==> flow/design.v <==
`timescale 1ns/1ns
module alu(
    input [3:0] op,
    input [WIDTH-1:0] a,
    input [WIDTH-1:0] b,
    output reg [WIDTH-1:0] result,
    input [3:0] cc_in,
    output logic [3:0] cc_out
);
parameter WIDTH = 16;
wire a_neg = a[WIDTH-1];
wire b_neg = b[WIDTH-1];
wire result_neg = result[WIDTH-1];
wire [WIDTH-1:0] carry_in = { 15'b0, cc_in[1] };
typedef enum logic [1:0] {
    CC_WB_NONE,
    CC_WB_NZCV,
    CC_WB_NZ
} cc_wb_type;
cc_wb_type cc_wb;
always_comb begin
    cc_out = cc_in;
    cc_wb = CC_WB_NONE;
    case (op)
          4'b0000: begin
            result = a + b;
        end
          4'b0001: begin
            cc_wb = CC_WB_NZCV;
            result = a + b + carry_in;
        end
          4'b0010: begin
            cc_wb = CC_WB_NZCV;
            result = a + b + carry_in;
        end
          4'b0011: begin
            cc_wb = CC_WB_NZCV;
            result = a - b;
        end
          4'b0100: begin
            cc_wb = CC_WB_NZCV;
            result = a - b - carry_in;
        end
          4'b0101: begin
            cc_wb = CC_WB_NZ;
            result = a & b;
        end
          4'b0110: begin
            cc_wb = CC_WB_NZ;
            result = a | b;
        end
          4'b0111: begin
            cc_wb = CC_WB_NZ;
            result = a ^ b;
        end
          4'b1000: begin
            cc_wb = CC_WB_NZ;
            result = a << b;
        end
          4'b1001: begin
            cc_wb = CC_WB_NZ;
            result = a >> b;
        end
          4'b1010: begin
            cc_wb = CC_WB_NZ;
            result = $signed(a) >>> b;  
        end
          4'b1011: begin
            cc_wb = CC_WB_NZ;
            result = ($signed(a) >>> b) | (a << (WIDTH-b));  
        end
          4'b1100: result = a + b;
          4'b1101: result = a + b;
                  default: result = 16'bX;
    endcase
    if (cc_wb == CC_WB_NZ || cc_wb == CC_WB_NZCV) begin
        cc_out[3] = result_neg;
        cc_out[2] = result == 16'b0;
    end
    if (cc_wb == CC_WB_NZCV) begin
        cc_out[1] = (a_neg & b_neg) ||  
            ((a_neg ^ b_neg) && !result_neg);  
        cc_out[0] = !(a_neg ^ b_neg) && (a_neg ^ result_neg);
    end
end
endmodule
`timescale 1ns/1ns
module regfile(
    input clk,
    input rst,
    input [RADDRWIDTH-1:0] raddr_a,
    output logic [REGWIDTH-1:0] rdata_a,
    input [RADDRWIDTH-1:0] raddr_b,
    output logic [REGWIDTH-1:0] rdata_b,
    input [RADDRWIDTH-1:0] raddr_c,
    output logic [REGWIDTH-1:0] rdata_c,
    input we,
    input [RADDRWIDTH-1:0] waddr,
    input [REGWIDTH-1:0] wdata
);
parameter RADDRWIDTH = 3;
parameter REGWIDTH = 16;
reg [REGWIDTH-1:0] r[2**RADDRWIDTH-1:1];
always_comb begin
    if (raddr_a != 0)
        rdata_a = r[raddr_a];
    else
        rdata_a = 0;
    if (raddr_b != 0)
        rdata_b = r[raddr_b];
    else
        rdata_b = 0;
    if (raddr_c != 0)
        rdata_c = r[raddr_c];
    else
        rdata_c = 0;
end
always_ff @(posedge clk) begin
    if (rst) begin
        for (int i = 1; i < 2**RADDRWIDTH; i++)
            r[i] <= 0;
    end else begin
        if (we && waddr != 0) begin
            r[waddr] <= wdata;
        end
    end
end
endmodule
`timescale 1ns/1ns
module cpu(
    input clk,
    input rst,
    output [IADDRWIDTH-1:0] addr,
    input  [DWIDTH-1:0] rdata,
    output logic [DWIDTH-1:0] wdata,
    output re,
    output we
);
localparam IADDRWIDTH = 16;
localparam IWIDTH = 16;
localparam DADDRWIDTH = 16;
localparam DWIDTH = 16;
logic ifetch_active;
logic load_active;
logic store_active;
logic [IADDRWIDTH-1:0] ifetch_address;
logic [IADDRWIDTH-1:0] load_store_address;
assign addr = (load_active || store_active) ? load_store_address :
                ifetch_active ? ifetch_address : 16'dX;
wire ifetch_bus_cycle = ifetch_active && !(load_active || store_active);
assign re = ifetch_active || load_active;
assign we = store_active;
reg [IADDRWIDTH-1:0] pc;
logic [IADDRWIDTH-1:0] s1_ifetch;
logic [IADDRWIDTH-1:0] pc_next;
logic s1_ifetch_valid;
logic s2_to_s1_take_branch;
logic s2_to_s1_stall;
logic [IADDRWIDTH-1:0] s2_pc_next;
assign ifetch_address = pc_next;
always_comb begin
    if (rst) begin
        pc_next = 16'hffff;
        ifetch_active = 0;
    end else if (s2_to_s1_stall) begin
        pc_next = pc;
        ifetch_active = 1;
    end else begin
        pc_next = s2_to_s1_take_branch ? s2_pc_next : pc + 16'd1;  
        ifetch_active = 1;
    end
    s1_ifetch = rdata;  
end
always_ff @(posedge clk) begin
    pc <= pc_next;
    s1_ifetch_valid <= ifetch_bus_cycle;
end
reg [IADDRWIDTH-1:0] ir;
reg [15:0] mem_immediate;
logic [15:0] mem_immediate_next;
reg [15:0] reg_lr;
reg [15:0] reg_sp;
reg [3:0]  reg_cc;
logic [15:0] reg_lr_next;
logic [15:0] reg_sp_next;
logic [3:0]  reg_cc_next;
wire reg_cc_n = reg_cc[3];
wire reg_cc_z = reg_cc[2];
wire reg_cc_c = reg_cc[1];
wire reg_cc_v = reg_cc[0];
wire [4:0] op = ir[15:11];
wire [3:0] alu_op = ir[14:11];
wire [2:0] reg_d = ir[10:8];
wire [2:0] reg_a = ir[7:5];
wire [1:0] reg_b_addr_mode = ir[4:3];
wire [2:0] reg_b = ir[2:0];
wire [15:0] reg_b_imm = ir[3] ? { 12'b111111111111, ir[3:0] } : { 12'b0, ir[3:0] };
wire is_load = (op == 5'b01100);
wire is_store = (op == 5'b01101);
wire [3:0] branch_cc = ir[13:10];
wire [15:0] branch_short_offset = ir[9] ? { 6'b111111, ir[9:0] } : { 6'b0, ir[9:0] };
wire branch_link = ir[9];
wire branch_reg_special = ir[3];
wire [2:0] branch_reg = reg_b;
logic [15:0] reg_a_out;
logic [15:0] reg_b_out;
logic [15:0] reg_d_out;
logic [15:0] alu_a_in;
logic [15:0] alu_b_in;
logic [15:0] alu_result;
logic [3:0] alu_cc;
logic do_reg_writeback;
logic [15:0] writeback_result;
logic reg_d_special;
typedef enum logic [2:0] {
    DECODE,
    IR_IMMEDIATE,
    LS1,
    LS2,
    BRANCH_DELAY
} state_t;
state_t state;
state_t state_next;
always_comb begin
    state_next = state;
    mem_immediate_next = mem_immediate;
    reg_cc_next = reg_cc;
    reg_lr_next = reg_lr;
    reg_sp_next = reg_sp;
    reg_d_special = 1'bX;
    s2_pc_next = 16'bX;
    alu_a_in = 16'bX;
    alu_b_in = 16'bX;
    s2_to_s1_take_branch = 0;
    s2_to_s1_stall = 0;
    do_reg_writeback = 0;
    writeback_result = 16'bX;
    load_active = 0;
    store_active = 0;
    wdata = 16'bX;
    load_store_address = 16'bX;
    casez (op)
    5'b10???: begin  
        if (branch_cc != 4'b1111) begin
            case (state)
                DECODE: begin
                    s2_pc_next = pc + branch_short_offset;
                    case (branch_cc)
                          4'b0000: s2_to_s1_take_branch = reg_cc_z;
                          4'b0001: s2_to_s1_take_branch = !reg_cc_z;
                       4'b0010: s2_to_s1_take_branch = reg_cc_c;
                       4'b0011: s2_to_s1_take_branch = !reg_cc_c;
                          4'b0100: s2_to_s1_take_branch = reg_cc_n;
                          4'b0101: s2_to_s1_take_branch = !reg_cc_n;
                          4'b0110: s2_to_s1_take_branch = reg_cc_v;
                          4'b0111: s2_to_s1_take_branch = !reg_cc_v;
                          4'b1000: s2_to_s1_take_branch = reg_cc_v && !reg_cc_z;
                          4'b1001: s2_to_s1_take_branch = !reg_cc_v || reg_cc_z;
                          4'b1010: s2_to_s1_take_branch = reg_cc_n == reg_cc_v;
                          4'b1011: s2_to_s1_take_branch = reg_cc_n != reg_cc_v;
                          4'b1100: s2_to_s1_take_branch = !reg_cc_z && (reg_cc_n == reg_cc_v);
                          4'b1101: s2_to_s1_take_branch = reg_cc_z || (reg_cc_n != reg_cc_v);
                          4'b1110: s2_to_s1_take_branch = 1;
                          4'b1111: s2_to_s1_take_branch = 0;
                    endcase
                    if (s2_to_s1_take_branch) begin
                        state_next = BRANCH_DELAY;
                    end
                end
                BRANCH_DELAY: begin
                    state_next = DECODE;
                end
                default: ;
            endcase
        end else if (branch_reg_special | branch_reg != 0) begin
            case (state)
                DECODE: begin
                    if (branch_reg_special) begin
                        case (branch_reg)
                            3'd0: s2_pc_next = reg_lr;
                            3'd1: s2_pc_next = reg_sp;
                            default: s2_pc_next = pc;  
                        endcase
                    end else begin
                        s2_pc_next = reg_b_out;
                    end
                    s2_to_s1_take_branch = 1;
                    state_next = BRANCH_DELAY;
                    if (branch_link) begin
                       reg_lr_next = pc;
                    end
                end
                BRANCH_DELAY: begin
                    state_next = DECODE;
                end
                default: ;
            endcase
        end else begin
            case (state)
                DECODE: begin
                    state_next = IR_IMMEDIATE;
                    mem_immediate_next = s1_ifetch;
                end
                IR_IMMEDIATE: begin
                    s2_pc_next = pc + mem_immediate;
                    s2_to_s1_take_branch = 1;
                    state_next = BRANCH_DELAY;
                    if (branch_link) begin
                       reg_lr_next = pc;
                    end
                end
                BRANCH_DELAY: begin
                    state_next = DECODE;
                end
                default: ;
            endcase
        end
    end  
    5'b00???,
    5'b010??: begin  
        alu_a_in = reg_a_out;
        writeback_result = alu_result;
        casez (reg_b_addr_mode)
            2'b0?: begin  
                alu_b_in = reg_b_imm;
                do_reg_writeback = 1;
                reg_cc_next = alu_cc;
            end
            2'b10: begin  
                alu_b_in = reg_b_out;
                do_reg_writeback = 1;
                reg_cc_next = alu_cc;
            end
            2'b11: begin  
                if (ir[2]) begin
                    case (state)
                        DECODE: begin
                            state_next = IR_IMMEDIATE;
                            mem_immediate_next = s1_ifetch;
                        end
                        IR_IMMEDIATE: begin
                            state_next = DECODE;
                            alu_b_in = mem_immediate;
                        end
                        default: ;
                    endcase
                end else begin
                    alu_b_in = 16'd0;
                end
                if (state_next == DECODE) begin
                    do_reg_writeback = 1;
                    reg_cc_next = alu_cc;
                    if (ir[1]) begin
                        do_reg_writeback = 0;
                        case (reg_d)
                            3'd0: reg_lr_next = alu_result;
                            3'd1: reg_sp_next = alu_result;
                            default: ;  
                        endcase
                    end
                    if (ir[0]) begin
                        case (reg_a)
                            3'd0: alu_a_in = reg_lr;
                            3'd1: alu_a_in = reg_sp;
                            default: alu_a_in = 16'd0;  
                        endcase
                    end
                end
            end
        endcase
    end  
    5'b0110?: begin  
        alu_a_in = reg_a_out;
        reg_d_special = 0;
        casez (reg_b_addr_mode)
            2'b0?: begin  
                alu_b_in = reg_b_imm;
            end
            2'b10: begin  
                alu_b_in = reg_b_out;
            end
            2'b11: begin  
                if (ir[2]) begin
                    case (state)
                        DECODE: begin
                            state_next = IR_IMMEDIATE;
                            mem_immediate_next = s1_ifetch;
                        end
                        IR_IMMEDIATE: begin
                            state_next = DECODE;
                            alu_b_in = mem_immediate;
                        end
                        default: ;
                    endcase
                end else begin
                    alu_b_in = 16'd0;
                end
                if (ir[1]) begin
                    reg_d_special = 1;
                end
                if (ir[0]) begin
                    case (reg_a)
                        3'd0: alu_a_in = reg_lr;
                        3'd1: alu_a_in = reg_sp;
                        default: alu_a_in = 16'd0;  
                    endcase
                end
            end
        endcase
        if (is_load) begin
            if (state_next != IR_IMMEDIATE) begin
                case (state)
                    IR_IMMEDIATE, DECODE: begin
                        state_next = LS1;
                        load_store_address = alu_result;
                        load_active = 1;
                        s2_to_s1_stall = 1;
                    end
                    LS1: begin
                        state_next = LS2;
                        s2_to_s1_stall = 1;
                        if (reg_d_special) begin
                            case (reg_d)
                                3'd0: reg_lr_next = rdata;
                                3'd1: reg_sp_next = rdata;
                                3'd2: ;  
                                3'd3: reg_cc_next = rdata[3:0];
                                default: ;  
                            endcase
                        end else begin
                            writeback_result = rdata;
                            do_reg_writeback = 1;
                        end
                    end
                    LS2: begin
                        state_next = DECODE;
                    end
                    default: ;
                endcase
            end
        end else begin
            if (state_next != IR_IMMEDIATE) begin
                case (state)
                    IR_IMMEDIATE, DECODE: begin
                        state_next = LS1;
                        load_store_address = alu_result;
                        store_active = 1;
                        s2_to_s1_stall = 1;
                        if (reg_d_special) begin
                            case (reg_d)
                                3'd0: wdata = reg_lr;
                                3'd1: wdata = reg_sp;
                                3'd2: wdata = pc;
                                3'd3: wdata = { 12'd0, reg_cc };
                                default: wdata = 16'd0;  
                            endcase
                        end else begin
                            wdata = reg_d_out;
                        end
                    end
                    LS1: begin
                        state_next = LS2;
                        s2_to_s1_stall = 1;
                    end
                    LS2: begin
                        state_next = DECODE;
                    end
                    default: ;
                endcase
            end
            if (state_next == LS1) begin
            end
        end
    end
    5'b0111?: begin  
    end
    5'b11???: begin  
    end
    endcase
end
always_ff @(posedge clk) begin
    if (rst) begin
        ir <= 0;
        state <= DECODE;
        mem_immediate <= 0;
        reg_cc <= 0;
        reg_lr <= 0;
        reg_sp <= 0;
    end else begin
        if (state_next == DECODE) begin
            if (s1_ifetch_valid) begin
                ir <= s1_ifetch;
            end else begin
                ir <= 0;  
            end
        end
        state <= state_next;
        mem_immediate <= mem_immediate_next;
        reg_cc <= reg_cc_next;
        reg_lr <= reg_lr_next;
        reg_sp <= reg_sp_next;
    end
end
regfile regs(
    .clk(clk),
    .rst(rst),
    .raddr_a(reg_a),
    .rdata_a(reg_a_out),
    .raddr_b(reg_b),
    .rdata_b(reg_b_out),
    .raddr_c(reg_d),
    .rdata_c(reg_d_out),
    .we(do_reg_writeback),
    .waddr(reg_d),
    .wdata(writeback_result)
);
alu alu(
    .op(alu_op),
    .a(alu_a_in),
    .b(alu_b_in),
    .result(alu_result),
    .cc_in(reg_cc),
    .cc_out(alu_cc)
);
endmodule
# From RTL to reports: cpu
# Each step is given for the RTL above and for the edited RTL.
# Lines under "orig" count in the file above, lines under "edited" in the edited file.
# "diff": "edited" minus "orig" as printed here. "change_rel_pct": 100 x difference / "orig".
# Library cell names are shortened.
# Not given: n/a
# setup
top_module	cpu
clk_port	clk
library	sky130hd
lib_corner	tt_025C_1v80

# Edit of the RTL
# Unified diff, file above to edited file.
# The edit is scripted: it alters the design's behaviour and was not made to optimise anything.
# begin of diff
@@ -121,5 +121,5 @@
             r[i] <= 0;
     end else begin
-        if (we && waddr != 0) begin
+        begin
             r[waddr] <= wdata;
         end
# end of diff

# Word level
# Source: Yosys, flattened and elaborated, memories not mapped. Widths are those after wreduce. Print and check cells do not count.
# Yosys's memory passes give these memory sizes; they may raise the number of words (mostly to a power of two), join words into wider ones and drop unused or constant bits.
# bits
element	orig	edited	diff	change_rel_pct
ff_bits	88	88	0	0.00
mem_bits_rw	128	128	0	0.00
mem_count	1	1	0	0.00
inputBits	18	18	0	0.00
output_inout_bits	34	34	0	0.00
elab_cells	299	286	-13	-4.35
# op_classes
element	orig	edited	diff	change_rel_pct
n_addsub	8	8	0	0.00
equal	69	69	0	0.00
shift	5	5	0	0.00
mux	148	136	-12	-8.11
n_logic	11	11	0	0.00
reduce_and_logical	49	48	-1	-2.04
# ops
operator	orig	edited	diff	change_rel_pct
1-bit two-way mux	30	22	-8	-26.67
16-bit two-way mux	65	64	-1	-1.54
3-bit two-way mux	16	15	-1	-6.25
1-bit logical AND	6	5	-1	-16.67
1-bit case mux with 2-bit select	6	5	-1	-16.67
1-bit case mux with 3-bit select	1	0	-1	-100.00
4-bit equality test (second input constant)	14	14	0	0.00
4-bit by 3-bit equality test with 1-bit output (second input constant)	10	10	0	0.00
2-bit != test (second input constant)	10	10	0	0.00
16-bit case mux with 2-bit select	8	8	0	0.00
1-bit logical NOT	7	7	0	0.00
3-bit != test (second input constant)	7	7	0	0.00
3-bit logical NOT	6	6	0	0.00
1-bit logical OR	6	6	0	0.00
4-bit two-way mux	6	6	0	0.00
2-bit equality test (second input constant)	5	5	0	0.00
3-bit by 2-bit equality test with 1-bit output (second input constant)	5	5	0	0.00
3-bit case mux with 2-bit select	5	5	0	0.00
2-bit OR reduction	5	5	0	0.00
3-bit by 1-bit equality test with 1-bit output (second input constant)	4	4	0	0.00
4-bit by 2-bit equality test with 1-bit output (second input constant)	4	4	0	0.00
3-bit OR reduction	4	4	0	0.00
16-bit adder	3	3	0	0.00
1-bit inverter	3	3	0	0.00
3-bit nonzero test	3	3	0	0.00
4-bit by 1-bit equality test with 1-bit output (second input constant)	2	2	0	0.00
4-bit logical NOT	2	2	0	0.00
16-bit bitwise OR	2	2	0	0.00
# Not every row of either side is listed.

# Logic depth
# Yosys ltp: most cells in a row. Word level: on the elaborated netlist, between registers, memories and ports. Mapped: between sequential cells and ports; inverters and the memories' decode and read muxes count.
# depth
element	orig	edited	diff	change_rel_pct
ltp_word	19	19	0	0.00
ABC_AREA	0	0	n/a	n/a
depth_mapped	25	27	2	8.00
depth_no_buf	21	21	0	0.00

# After synthesis
# The flow's flattened synthesis, as Yosys stat reports it; memories are mapped. The netlist is that of the ABC_AREA named above (0 if unset); the other value can give another one.
# types
cell_type	orig	edited	diff	change_rel_pct
a21oi_1	151	178	27	17.88
nand2_1	211	187	-24	-11.37
xnor2_1	42	60	18	42.86
nor2_1	350	364	14	4.00
o21ai_0	107	121	14	13.08
a211o_1	16	5	-11	-68.75
and3_1	12	23	11	91.67
xor2_1	29	19	-10	-34.48
nor3_1	80	71	-9	-11.25
o211ai_1	33	24	-9	-27.27
and2_1	18	9	-9	-50.00
a211oi_1	50	58	8	16.00
buf_1	16	24	8	50.00
a2111oi_0	13	5	-8	-61.54
mux4_2	77	70	-7	-9.09
o21a_1	20	13	-7	-35.00
o2111ai_1	4	11	7	175.00
a21oi_2	1	8	7	700.00
# Not every row of either side is listed.
# synth_totals
element	orig	edited	diff	change_rel_pct
cell_count	2534	2557	23	0.91
mapped_area_mm2	0.0217258	0.0218422	0.0001164	0.54
seq_area_mm2	0.0058656	0.0058656	0.0000000	0.00
ffs	229	229	0	0.00
n_buf	180	190	10	5.56
# By module: a second synthesis without flattening, with its own total; a netlist apart from the flattened one above.
# unflattened
element	orig	edited	diff	change_rel_pct
hier_cells	2582	2585	3	0.12
hier_area_mm2	0.0215119	0.021632	0.0001201	0.56
# Each row is one instance without its submodules.
# by_module_orig
module	instances	cells	area_mm2	mod_seq_area_mm2
cpu	1	1144	0.0082579	0.0018418
regfile	1	569	0.007257	0.0033632
alu	1	869	0.005997	0
# by_module_edited
module	instances	cells	area_mm2	mod_seq_area_mm2
cpu	1	1144	0.0082579	0.0018418
regfile	1	572	0.0073771	0.0033632
alu	1	869	0.005997	0

# Path before layout
# Path of least setup slack by OpenSTA after synthesis, without wires, with an ideal clock, recovery checks aside; 20% of the period is set as input and as output delay. Where synthesis merged equal registers, the netlist keeps one of their names.
# synth_path
element	orig	edited	diff	change_rel_pct
path_type	reg2out	reg2out	n/a	n/a
startpoint	reg (no name shown)	reg (no name shown)	n/a	n/a
endpoint	out addr[15]	out addr[15]	n/a	n/a
tclk_ns	10.0	10.0	0.0	0.00
output_delay_ns	2.000	2.000	0.000	0.00
launch_ns	0.000	0.000	0.000	n/a
arrival_ns	5.508	5.818	0.310	5.63
required_time_ns	8.000	8.000	0.000	0.00
slack_ns	2.492	2.182	-0.310	n/a
delay_ns	5.508	5.818	0.310	5.63
driving_pins	25	25	0	0.00
path_buffers	4	5	1	25.00
synth_period_reached_ns	7.508	7.818	0.310	4.13
# "delay_ns" = arrival - input delay + setup time.
# A path that ends at an output port has no setup time.
# "driving_pins": output pins that drive a net of the path, with the launching flip-flop's if there is one; two outputs of one cell count as two.
# "synth_period_reached_ns" is the clock period less the worst setup slack; recovery checks do not enter. This is arithmetic on one report: input and output delays are still those of the set period (20% each).
# synth_between_orig
cell_sequence	dfxtp_1 -> buf_6 -> and2_1 -> buf_6 -> a22o_1 -> nor3_2 -> nor2_2 -> inv_2 -> buf_2 -> clkbuf_1 -> ha_1 -> inv_1 -> fa_1 -> a21o_1 -> a211o_1 -> a211o_1 -> a41oi_1 -> xnor2_1 -> a2111oi_0 -> and4b_1 -> xnor3_1 -> nor2_1 -> nor4_2 -> nor2_1 -> a21o_1
# synth_lines_orig
element	line_no	source
to (decl)	133	output [IADDRWIDTH-1:0] addr,
# orig: Chain of elaborated cells between the ends: none given.
# synth_between_edited
cell_sequence	dfxtp_1 -> buf_4 -> buf_6 -> buf_8 -> mux2i_1 -> a22oi_1 -> nand3_4 -> nand2_4 -> buf_1 -> clkbuf_1 -> ha_1 -> inv_1 -> fa_1 -> nor2_1 -> o221ai_1 -> a2111oi_0 -> o21ai_0 -> a21o_1 -> a2111oi_0 -> nand4_1 -> xnor2_1 -> a221o_1 -> nor4_4 -> nand2_1 -> o21a_1
# synth_lines_edited
element	line_no	source
to (decl)	133	output [IADDRWIDTH-1:0] addr,
# edited: Chain of elaborated cells between the ends: none given.

# Path in the finished layout
# From the final timing report of the runs of set A: the path of least setup slack in the routed layout; clock arrival at registers is part of the times.
# layout_path
element	orig	edited	diff	change_rel_pct
path_type	reg2out	reg2out	n/a	n/a
startpoint	reg (no name shown)	reg ir[14]	n/a	n/a
endpoint	out addr[9]	out addr[8]	n/a	n/a
tclk_ns	9.86	9.86	0.00	0.00
output_delay_ns	1.97	1.97	0.00	0.00
launch_ns	0.57	0.57	0.00	0.00
arrival_ns	7.55	7.79	0.24	3.18
required_time_ns	7.89	7.89	0.00	0.00
slack_ns	0.34	0.10	-0.24	n/a
driving_pins	20	24	4	20.00
path_buffers	2	4	2	100.00
# Between the ends stands the longest chain of elaborated cells between them, by number of cells; it is not shown to be the way that was timed. Of several equally long chains one is given.
# Each line given opens the expression or statement behind the cell; cells for indexed reads and writes are added by Yosys, which also makes memories of some case tables.
# At most two assigning lines are given for a register; there are more.
# layout_between_orig
cell_sequence	dfxtp_1 -> buf_4 -> mux4_2 -> mux2i_1 -> o22a_1 -> inv_1 -> ha_1 -> inv_1 -> a221oi_1 -> o311ai_0 -> nor3_1 -> o211ai_1 -> nor3_1 -> xor2_1 -> a221oi_1 -> o2111ai_1 -> o22ai_1 -> nor2_1 -> a21o_1 -> clkdlybuf4s50_1
# layout_lines_orig
element	line_no	source
to (decl)	133	output [IADDRWIDTH-1:0] addr,
# orig: Chain of elaborated cells between the ends: none given.
# layout_between_edited
cell_sequence	dfxtp_1 -> buf_4 -> nor4bb_4 -> buf_4 -> o311ai_0 -> a22oi_1 -> o221ai_1 -> inv_1 -> ha_1 -> inv_1 -> fa_1 -> a211oi_1 -> o21ai_0 -> a211oi_1 -> buf_4 -> nor2_1 -> and3_1 -> a21oi_1 -> o21ai_1 -> a311oi_1 -> o32ai_1 -> nor2_1 -> a21oi_1 -> clkdlybuf4s50_1
elab_chain_len	14
cells_between	71
classes_between	5 x add/sub; 20 x eq/ne; 5 x shift; 27 x mux; 4 x logic; 10 x reduce/logical
# layout_lines_edited
element	line_no	source
from (decl)	178	reg [IADDRWIDTH-1:0] ir;
from (assign)	483	ir <= 0;
from (assign)	492	ir <= s1_ifetch;
2-bit logical NOT	242	casez (op)
2-bit OR reduction	242
3-bit two-way mux	242
3-bit logical NOT	350	if (state_next == DECODE) begin
16-bit two-way mux	350
16-bit case mux with 2-bit select	323	casez (reg_b_addr_mode)
16-bit case mux with 2-bit select	242
16-bit subtractor	42	result = a - b - carry_in;
16-bit by 1-bit subtractor with 16-bit output	42
16-bit case mux with 11-bit select	24	case (op)
16-bit two-way mux	412	case (state)
16-bit two-way mux	411	if (state_next != IR_IMMEDIATE) begin
16-bit two-way mux	242
16-bit two-way mux	148	assign addr = (load_active || store_active) ? load_store_address :
to (decl)	133	output [IADDRWIDTH-1:0] addr,

# Flow runs
# Runs of the flow (Yosys, OpenROAD) on both versions; the two runs of a pair have the same settings. The constraints put input and output delay at 20% of the set period each and load the outputs with 0.01 pF.
# settings_set_A
CORE_UTILIZATION	40
period_ns	9.86
CAP_MARGIN	20
CORE_MARGIN	2
SLEW_MARGIN	20
# results_set_A
element	orig	edited	diff	change_rel_pct
synthesis_area_mm2	0.0217258	0.0218422	0.0001164	0.54
dieArea_mm2	0.0561951	0.0564918	0.0002967	0.53
layout_stdcell_area_mm2	0.0239818	0.0242433	0.0002615	1.09
util_pct	44.7	45.0	0.3	n/a
setup_ws_ns	0.336	0.102	-0.234	n/a
tns_setup_ns	0.000	0.000	0.000	n/a
final_hold_ws_ns	0.512	0.535	0.023	n/a
final_power_uw	4665	4726	61	1.31
achieved_clock_period_ns	9.524	9.758	0.234	2.46
# settings_set_B
CORE_ASPECT_RATIO	0.6
CORE_MARGIN	3
CORE_UTILIZATION	45
CTS_CLUSTER_DIAMETER	101
HOLD_SLACK_MARGIN	-0.1
MAX_ROUTING_LAYER	met5
PLACE_DENSITY_LB_ADDON	0.25
SETUP_SLACK_MARGIN	-1.16
SLEW_MARGIN	10
period_ns	12.0
CAP_MARGIN	20
# results_set_B
element	orig	edited	diff	change_rel_pct
synthesis_area_mm2	0.0217258	0.0218422	0.0001164	0.54
dieArea_mm2	0.051039	0.051305	0.000266	0.52
layout_stdcell_area_mm2	0.023744	0.0239342	0.0001902	0.80
util_pct	50.5	50.8	0.3	n/a
setup_ws_ns	0.921	0.617	-0.304	n/a
tns_setup_ns	0.000	0.000	0.000	n/a
final_hold_ws_ns	0.528	0.518	-0.010	n/a
final_power_uw	3888	3938	50	1.29
achieved_clock_period_ns	11.079	11.383	0.304	2.74
# "achieved_clock_period_ns" is the run's clock period less its worst setup slack. It is reckoned from that one timing run; input and output delays stay at 20% of the period that was set.
# "final_power_uw" is the tool's figure for a default switching activity; nothing was simulated.
